==> flow/design.v <==
module sort_reg #(parameter DATA_WIDTH =8)(
    input logic clk,
    input logic rst,
    input logic clr,
    input logic GT_in,
    input logic [DATA_WIDTH-1:0] data_in,
    input logic [DATA_WIDTH-1:0] prev_data,
    input logic data_rdy,
    output logic [DATA_WIDTH-1:0] data_out,
    output logic GT
);
logic [DATA_WIDTH-1:0] data_out_d;
logic [DATA_WIDTH-1:0] data_out_q;
assign GT = (data_in >data_out_q);
assign data_out = data_out_q;
always_ff@(posedge clk or posedge rst)begin
    if(rst)begin
        data_out_q <= 'b0;
    end else if(clr) begin
        data_out_q <= 'b0;
    end else begin
        data_out_q <= data_out_d;
    end
end
always_comb begin
    if(data_rdy) begin
        if(GT && GT_in)begin
            data_out_d = prev_data;
        end else if(GT && !GT_in) begin
            data_out_d = data_in;
        end else begin
            data_out_d = data_out_q;
        end
    end else begin
        data_out_d = data_out_q;
    end
end
endmodule
module median_calc #(parameter POPSIZE = 100,DATA_WIDTH = 8)(
    input logic clk,
    input logic rst,
    input logic [DATA_WIDTH-1:0] data_in,
    input logic data_rdy,
    output [DATA_WIDTH-1:0] median,
    output data_vld
);
logic [DATA_WIDTH-1:0] data_out_array[POPSIZE:0];
logic GT_array[POPSIZE:0];
logic [$clog2(POPSIZE):0] counter_d;
logic [$clog2(POPSIZE):0] counter_q;
logic [DATA_WIDTH-1:0] median_d;
logic [DATA_WIDTH-1:0] median_q;
logic data_vld_q;
logic data_vld_d;
logic reg_rst;
logic [DATA_WIDTH-1:0] data_in_d;
logic [DATA_WIDTH-1:0] data_in_q;
logic data_rdy_d;
logic data_rdy_q;
logic reg_rst_d;
logic reg_rst_q;
assign reg_rst = reg_rst_q;
assign data_rdy_d = data_rdy;
assign data_in_d = data_in;
assign GT_array[POPSIZE] = 0;
assign data_vld = data_vld_q;
assign median = median_q;
genvar i;
generate
  for (i = 0; i < POPSIZE; i++) begin : instance_gen
    if (i == 0) begin
      sort_reg #(
        .DATA_WIDTH(DATA_WIDTH)
      ) instance_0 (
        .clk(clk),
        .rst(rst),
        .clr(reg_rst),
        .GT_in(1'b0),
        .data_in(data_in),
        .prev_data('b0),
        .data_out(data_out_array[0]),
        .GT(GT_array[0]),
        .data_rdy(data_rdy)
      );
    end else begin
      sort_reg #(
        .DATA_WIDTH(DATA_WIDTH)
      ) instance_i (
        .clk(clk),
        .rst(rst),
        .clr(reg_rst),
        .GT_in(GT_array[i-1]),  
        .data_in(data_in),
        .prev_data(data_out_array[i-1]),  
        .data_out(data_out_array[i]),
        .GT(GT_array[i]),
        .data_rdy(data_rdy)
      );
    end
  end
endgenerate
always_ff@(posedge clk or posedge rst)begin
    if(rst)begin
        counter_q <= 'b0;
        median_q <= 'b0;
        data_vld_q <= 'b0;
        data_in_q <= 'b0;
        data_rdy_q <='b0;
        reg_rst_q <= 'b0;
    end else begin
        data_in_q <=data_in_d;
        data_rdy_q <=data_rdy_d;
        counter_q <= counter_d;
        median_q <= median_d;
        data_vld_q <= data_vld_d;
        reg_rst_q <= reg_rst_d;
    end
end
always_comb begin
    reg_rst_d = 'b0;
        data_vld_d = 'b0;
        counter_d = counter_q;
        median_d = median_q;
        if (counter_q == POPSIZE) begin
            median_d = (POPSIZE % 2 == 0) ? data_out_array[POPSIZE/2 - 1] : data_out_array[POPSIZE/2];
            reg_rst_d = 'b1;
            data_vld_d = 'b1;
            counter_d = 'b0;
        end else if(counter_q == 0) begin
            reg_rst_d ='b0;
        end
        if (data_rdy) begin
            counter_d = counter_q + 1;
        end
    end
endmodule
Lab notebook: median_calc

Tool chain data of median_calc
Module median_calc before and after one edit of its RTL, step after step.
"unedited" refers to lines of the RTL above, "edited" to lines of the edited file.
"difference": "edited" minus "unedited" as printed here. "relative change": 100 x difference / "unedited".
Cell names lack the library's common part.
Not given: n/a

set-up
  design top = median_calc
  clock port = clk
  standard-cell library = sky130hd
  timing corner = tt_025C_1v80

Diff
The edit as a unified diff against the file above.
The edited RTL no longer does the same as the RTL above: the edit was made by script, with no optimisation intended.

begin of diff
@@ -50,5 +50,5 @@
 logic [$clog2(POPSIZE):0] counter_q;
 logic [DATA_WIDTH-1:0] median_d;
-logic [DATA_WIDTH-1:0] median_q;
+logic [DATA_WIDTH/2-1:0] median_q;
 logic data_vld_q;
 logic data_vld_d;
end of diff

Word-level counts
Source: Yosys, flattened and elaborated. Widths are those after wreduce. Registers that Yosys merges into a memory's read port (data or address) are not register bits. Print and check cells do not count. Equal cells are merged and count once.

word-level totals
  what                             unedited  edited  difference  relative change (%)
  memory bits (writable)           0         0       0           n/a
  output and inout port bits       9         9       0           0.00
  ROM bits                         0         0       0           n/a
  memories                         0         0       0           n/a
  clocked read ports x word width  0         0       0           n/a
  register bits after elaboration  417       413     -4          -0.96
  bits of input ports              11        11      0           0.00
  latch bits                       0         0       0           n/a
  cells after elaboration          556       556     0           0.00

operators by class
  what                       unedited  edited  difference  relative change (%)
  mux-type cells             202       202     0           0.00
  eq/ne operators            1         1       0           0.00
  shift-type cells           0         0       0           n/a
  add/subtract/negate cells  1         1       0           0.00
  order comparisons          50        50      0           0.00
  divide/modulo/power cells  0         0       0           n/a
  reduce/logical cells       249       249     0           0.00
  bitwise logic cells        0         0       0           n/a
  multipliers                0         0       0           n/a

operators with widths
  kind                                                              unedited  edited  difference  relative change (%)
  8-bit two-way mux                                                 201       201     0           0.00
  1-bit logical AND                                                 98        98      0           0.00
  8-bit > comparator                                                50        50      0           0.00
  2-bit AND reduction                                               50        50      0           0.00
  1-bit zero test                                                   49        49      0           0.00
  3-bit nonzero test                                                49        49      0           0.00
  2-bit nonzero test                                                3         3       0           0.00
  8-bit by 1-bit adder with 8-bit output (second input constant)    1         1       0           0.00
  8-bit by 7-bit == test with 1-bit output (second input constant)  1         1       0           0.00
  1-bit two-way mux                                                 1         1       0           0.00

Logic depth
Longest topological path by Yosys (ltp), each cell counted once; first at word level (registers and memories cut), then after technology mapping (sequential cells cut; the memories' decode and read muxes count).

depth
  what                           unedited  edited  difference  relative change (%)
  depth after elaboration        7         7       0           0.00
  ABC_AREA                       0         0       n/a         n/a
  depth in mapped cells          12        12      0           0.00
  gate-level depth less buffers  8         8       0           0.00

After synthesis
Source: synth_stat.txt of the flow (Yosys; design flattened, memories mapped). It holds for the ABC_AREA given above (unset counts as 0); a run with the other value may have another netlist.

cell types
  type      unedited  edited  difference  relative change (%)
  nand4_1   141       166     +25         +17.73
  nand4b_1  160       136     -24         -15.00
  buf_2     81        66      -15         -18.52
  clkbuf_1  67        80      +13         +19.40
  o21ai_0   28        23      -5          -17.86
  dfrtp_1   417       413     -4          -0.96
  a21oi_1   163       159     -4          -2.45
  buf_4     24        28      +4          +16.67
  o21ba_2   15        11      -4          -26.67
  mux2_2    8         4       -4          -50.00
  a21o_1    29        32      +3          +10.34
  and2_1    3         6       +3          +100.00
  o22a_1    3         6       +3          +100.00
  nand2_1   74        72      -2          -2.70
  a211oi_1  6         8       +2          +33.33
  xnor2_1   0         2       +2          n/a
  nand3_1   210       211     +1          +0.48
  buf_1     26        25      -1          -3.85

The list need not be complete.

mapped netlist
  what                    unedited  edited   difference  relative change (%)
  buffer cells            202       201      -1          -0.50
  mapped flip-flops       417       413      -4          -0.96
  sequential area (um^2)  10435.0   10334.9  -100.1      -0.96
  cell count              3070      3058     -12         -0.39
  synthesis area (um^2)   30292.8   30090.1  -202.7      -0.67

By module: a second synthesis without flattening, with its own total; a netlist apart from the flattened one above.

second synthesis, totals
  what                                            unedited  edited   difference  relative change (%)
  cells (unflattened synthesis)                   3561      3556     -5          -0.14
  area total of the unflattened synthesis (um^2)  36040.8   35935.7  -105.1      -0.29

Rows give one instance, submodules left out.

modules, unedited
  module                   instances  area (um^2)  cells  sequential area (um^2)
  sort_reg (DATA_WIDTH=8)  50         705.7        70     200.2
  median_calc              1          757.0        61     425.4

modules, edited
  module                   instances  area (um^2)  cells  sequential area (um^2)
  sort_reg (DATA_WIDTH=8)  50         705.7        70     200.2
  median_calc              1          651.9        56     325.3

Timing after synthesis
OpenSTA on the mapped netlist: ideal clock, no wires. The path of least setup slack (recovery checks aside). Input and output delay are each 20% of the period. Register names are those of the netlist, which keeps one name where synthesis merged equal registers.

path after synthesis
  what                           unedited                                                   edited                                                     difference  relative change (%)
  path type                      in2reg                                                     in2reg                                                     n/a         n/a
  from                           input data_in[0]                                           input data_in[0]                                           n/a         n/a
  to                             register instance_gen[0].genblk1.instance_0.data_out_q[0]  register instance_gen[0].genblk1.instance_0.data_out_q[0]  n/a         n/a
  input delay (ns)               0.700                                                      0.700                                                      0.000       0.00
  time at the first pin (ns)     0.700                                                      0.700                                                      0.000       0.00
  delay of the path (ns)         2.821                                                      2.824                                                      +0.003      +0.11
  path buffers                   4                                                          4                                                          0           0.00
  library setup time (ns)        0.121                                                      0.121                                                      0.000       n/a
  path slack (ns)                -0.021                                                     -0.024                                                     -0.003      n/a
  clock period (ns)              3.5                                                        3.5                                                        0.0         0.00
  required time (ns)             3.379                                                      3.379                                                      0.000       0.00
  arrival time (ns)              3.400                                                      3.403                                                      +0.003      +0.09
  stages                         12                                                         12                                                         0           0.00
  synthesis period reached (ns)  3.521                                                      3.524                                                      +0.003      +0.09

"delay of the path" = arrival - input delay + setup time.
"stages" counts driving pins, that of a launching flip-flop among them; a cell with two outputs on the path counts twice.
"synthesis period reached" = period - worst setup slack (recovery checks aside). The figure is calculated, with input and output delays left at 20% of the set period.
Between the ends stands the longest chain of elaborated cells between them, by number of cells; it is not shown to be the way that was timed. Of several equally long chains one is given.
A line is the first line of the expression or statement that the cell stems from. Yosys adds cells for indexed reads and writes and turns some case tables into memories.
At most two assigning lines are given for a register; there are more.

between the ends, after synthesis, unedited
  cell sequence = clkbuf_1 -> clkbuf_1 -> inv_1 -> ha_1 -> nor2b_4 -> o211ai_2 -> a21oi_1 -> o32a_1 -> buf_6 -> and2_4 -> buf_6 -> a22o_1
  cells in the longest elaborated chain = 4
  elaborated cells on any way between the ends = 6
  RTL lines with such cells = 4
  classes of those cells = compare: 1; mux: 3; reduce/logical: 2

RTL lines, path after synthesis, unedited
  what                line  RTL
  start, declared     42    input logic [DATA_WIDTH-1:0] data_in,
  8-bit > comparator  14    assign GT = (data_in >data_out_q);
  8-bit two-way mux   29    end else if(GT && !GT_in) begin
  8-bit two-way mux   26    if(data_rdy) begin
  8-bit two-way mux   19    end else if(clr) begin
  end, assigned       18    data_out_q <= 'b0;
  end, assigned       22    data_out_q <= data_out_d;
  end, declared       13    logic [DATA_WIDTH-1:0] data_out_q;

between the ends, after synthesis, edited
  cell sequence = clkbuf_1 -> clkbuf_1 -> inv_1 -> ha_1 -> nor2b_4 -> o211ai_2 -> a21oi_1 -> o32a_1 -> buf_6 -> and2_4 -> buf_6 -> a22o_1
  cells in the longest elaborated chain = 4
  elaborated cells on any way between the ends = 6
  RTL lines with such cells = 4
  classes of those cells = compare: 1; mux: 3; reduce/logical: 2

RTL lines, path after synthesis, edited
  what                line  RTL
  start, declared     42    input logic [DATA_WIDTH-1:0] data_in,
  8-bit > comparator  14    assign GT = (data_in >data_out_q);
  8-bit two-way mux   29    end else if(GT && !GT_in) begin
  8-bit two-way mux   26    if(data_rdy) begin
  8-bit two-way mux   19    end else if(clr) begin
  end, assigned       18    data_out_q <= 'b0;
  end, assigned       22    data_out_q <= data_out_d;
  end, declared       13    logic [DATA_WIDTH-1:0] data_out_q;

Worst path after layout
From the final timing report of the runs of set A: the path of least setup slack in the routed layout; clock arrival at registers is part of the times.

path post-layout
  what                        unedited             edited               difference  relative change (%)
  path type                   reg2out              reg2out              n/a         n/a
  from                        register data_vld_q  register data_vld_q  n/a         n/a
  to                          output data_vld      output data_vld      n/a         n/a
  required time (ns)          2.80                 2.80                 0.00        0.00
  path slack (ns)             0.63                 0.58                 -0.05       n/a
  arrival time (ns)           2.17                 2.22                 +0.05       +2.30
  clock period (ns)           3.5                  3.5                  0.0         0.00
  external output delay (ns)  0.70                 0.70                 0.00        0.00
  path buffers                1                    1                    0           0.00
  time at the first pin (ns)  0.60                 0.60                 0.00        0.00
  stages                      2                    2                    0           0.00

between the ends, post-layout, unedited
  cell sequence = dfrtp_4 -> clkdlybuf4s50_1
  cells in the longest elaborated chain = 0
  elaborated cells on any way between the ends = 0
  RTL lines with such cells = 0

RTL lines, path post-layout, unedited
  what             line  RTL
  start, declared  53    logic data_vld_q;
  start, assigned  106   data_vld_q <= 'b0;
  start, assigned  115   data_vld_q <= data_vld_d;
  end, declared    45    output data_vld

between the ends, post-layout, edited
  cell sequence = dfrtp_4 -> clkdlybuf4s50_1
  cells in the longest elaborated chain = 0
  elaborated cells on any way between the ends = 0
  RTL lines with such cells = 0

RTL lines, path post-layout, edited
  what             line  RTL
  start, declared  53    logic data_vld_q;
  start, assigned  106   data_vld_q <= 'b0;
  start, assigned  115   data_vld_q <= data_vld_d;
  end, declared    45    output data_vld

Layout results
Runs of the flow (Yosys, OpenROAD) on both versions; the two runs of a pair have the same settings. The constraints put input and output delay at 20% of the set period each and load the outputs with 0.01 pF.

settings, set A
  CORE_UTILIZATION = 40
  PLACE_DENSITY = 0.6
  period_ns = 3.5
  CAP_MARGIN = 20
  CORE_MARGIN = 2
  SLEW_MARGIN = 20

results, set A
  what                                     unedited  edited    difference  relative change (%)
  die footprint (um^2)                     77949.8   77434.2   -515.6      -0.66
  utilization after layout (%)             44.7      44.8      +0.1        n/a
  post-synthesis cell area (um^2)          30292.8   30090.1   -202.7      -0.67
  total power of the final layout (W)      0.027202  0.027573  +0.000371   +1.36
  total negative slack (ns)                0.000     0.000     0.000       n/a
  standard-cell area after routing (um^2)  33420.8   33345.7   -75.1       -0.22
  achieved clock period (ns)               2.873     2.921     +0.048      +1.67
  lowest setup slack (ns)                  0.627     0.579     -0.048      n/a

settings, set B
  CELL_PAD_IN_SITES_DETAIL_PLACEMENT = 0
  CORE_UTILIZATION = 54
  CTS_CLUSTER_DIAMETER = 382
  GPL_ROUTABILITY_DRIVEN = 1
  GPL_TIMING_DRIVEN = 0
  MAX_ROUTING_LAYER = met5
  PLACE_DENSITY_LB_ADDON = 0.13
  SETUP_SLACK_MARGIN = 0.22
  TNS_END_PERCENT = 65
  period_ns = 2.59
  CAP_MARGIN = 20
  CORE_MARGIN = 2
  SLEW_MARGIN = 20

results, set B
  what                                       unedited  edited    difference  relative change (%)
  die footprint (um^2)                       58008.7   57626.4   -382.3      -0.66
  worst hold slack in the final report (ns)  0.312     0.328     +0.016      n/a
  utilization after layout (%)               62.4      62.2      -0.2        n/a
  post-synthesis cell area (um^2)            30292.8   30090.1   -202.7      -0.67
  total power of the final layout (W)        0.039051  0.039316  +0.000265   +0.68
  total negative slack (ns)                  0.000     0.000     0.000       n/a
  standard-cell area after routing (um^2)    34489.3   34249.1   -240.2      -0.70
  achieved clock period (ns)                 2.313     2.395     +0.082      +3.55
  lowest setup slack (ns)                    0.277     0.195     -0.082      n/a

"achieved clock period" = clock period - worst setup slack. The figure is calculated, with input and output delays left at 20% of the set period.
"total power of the final layout": no workload was simulated; the value follows from the tool's default switching activity.
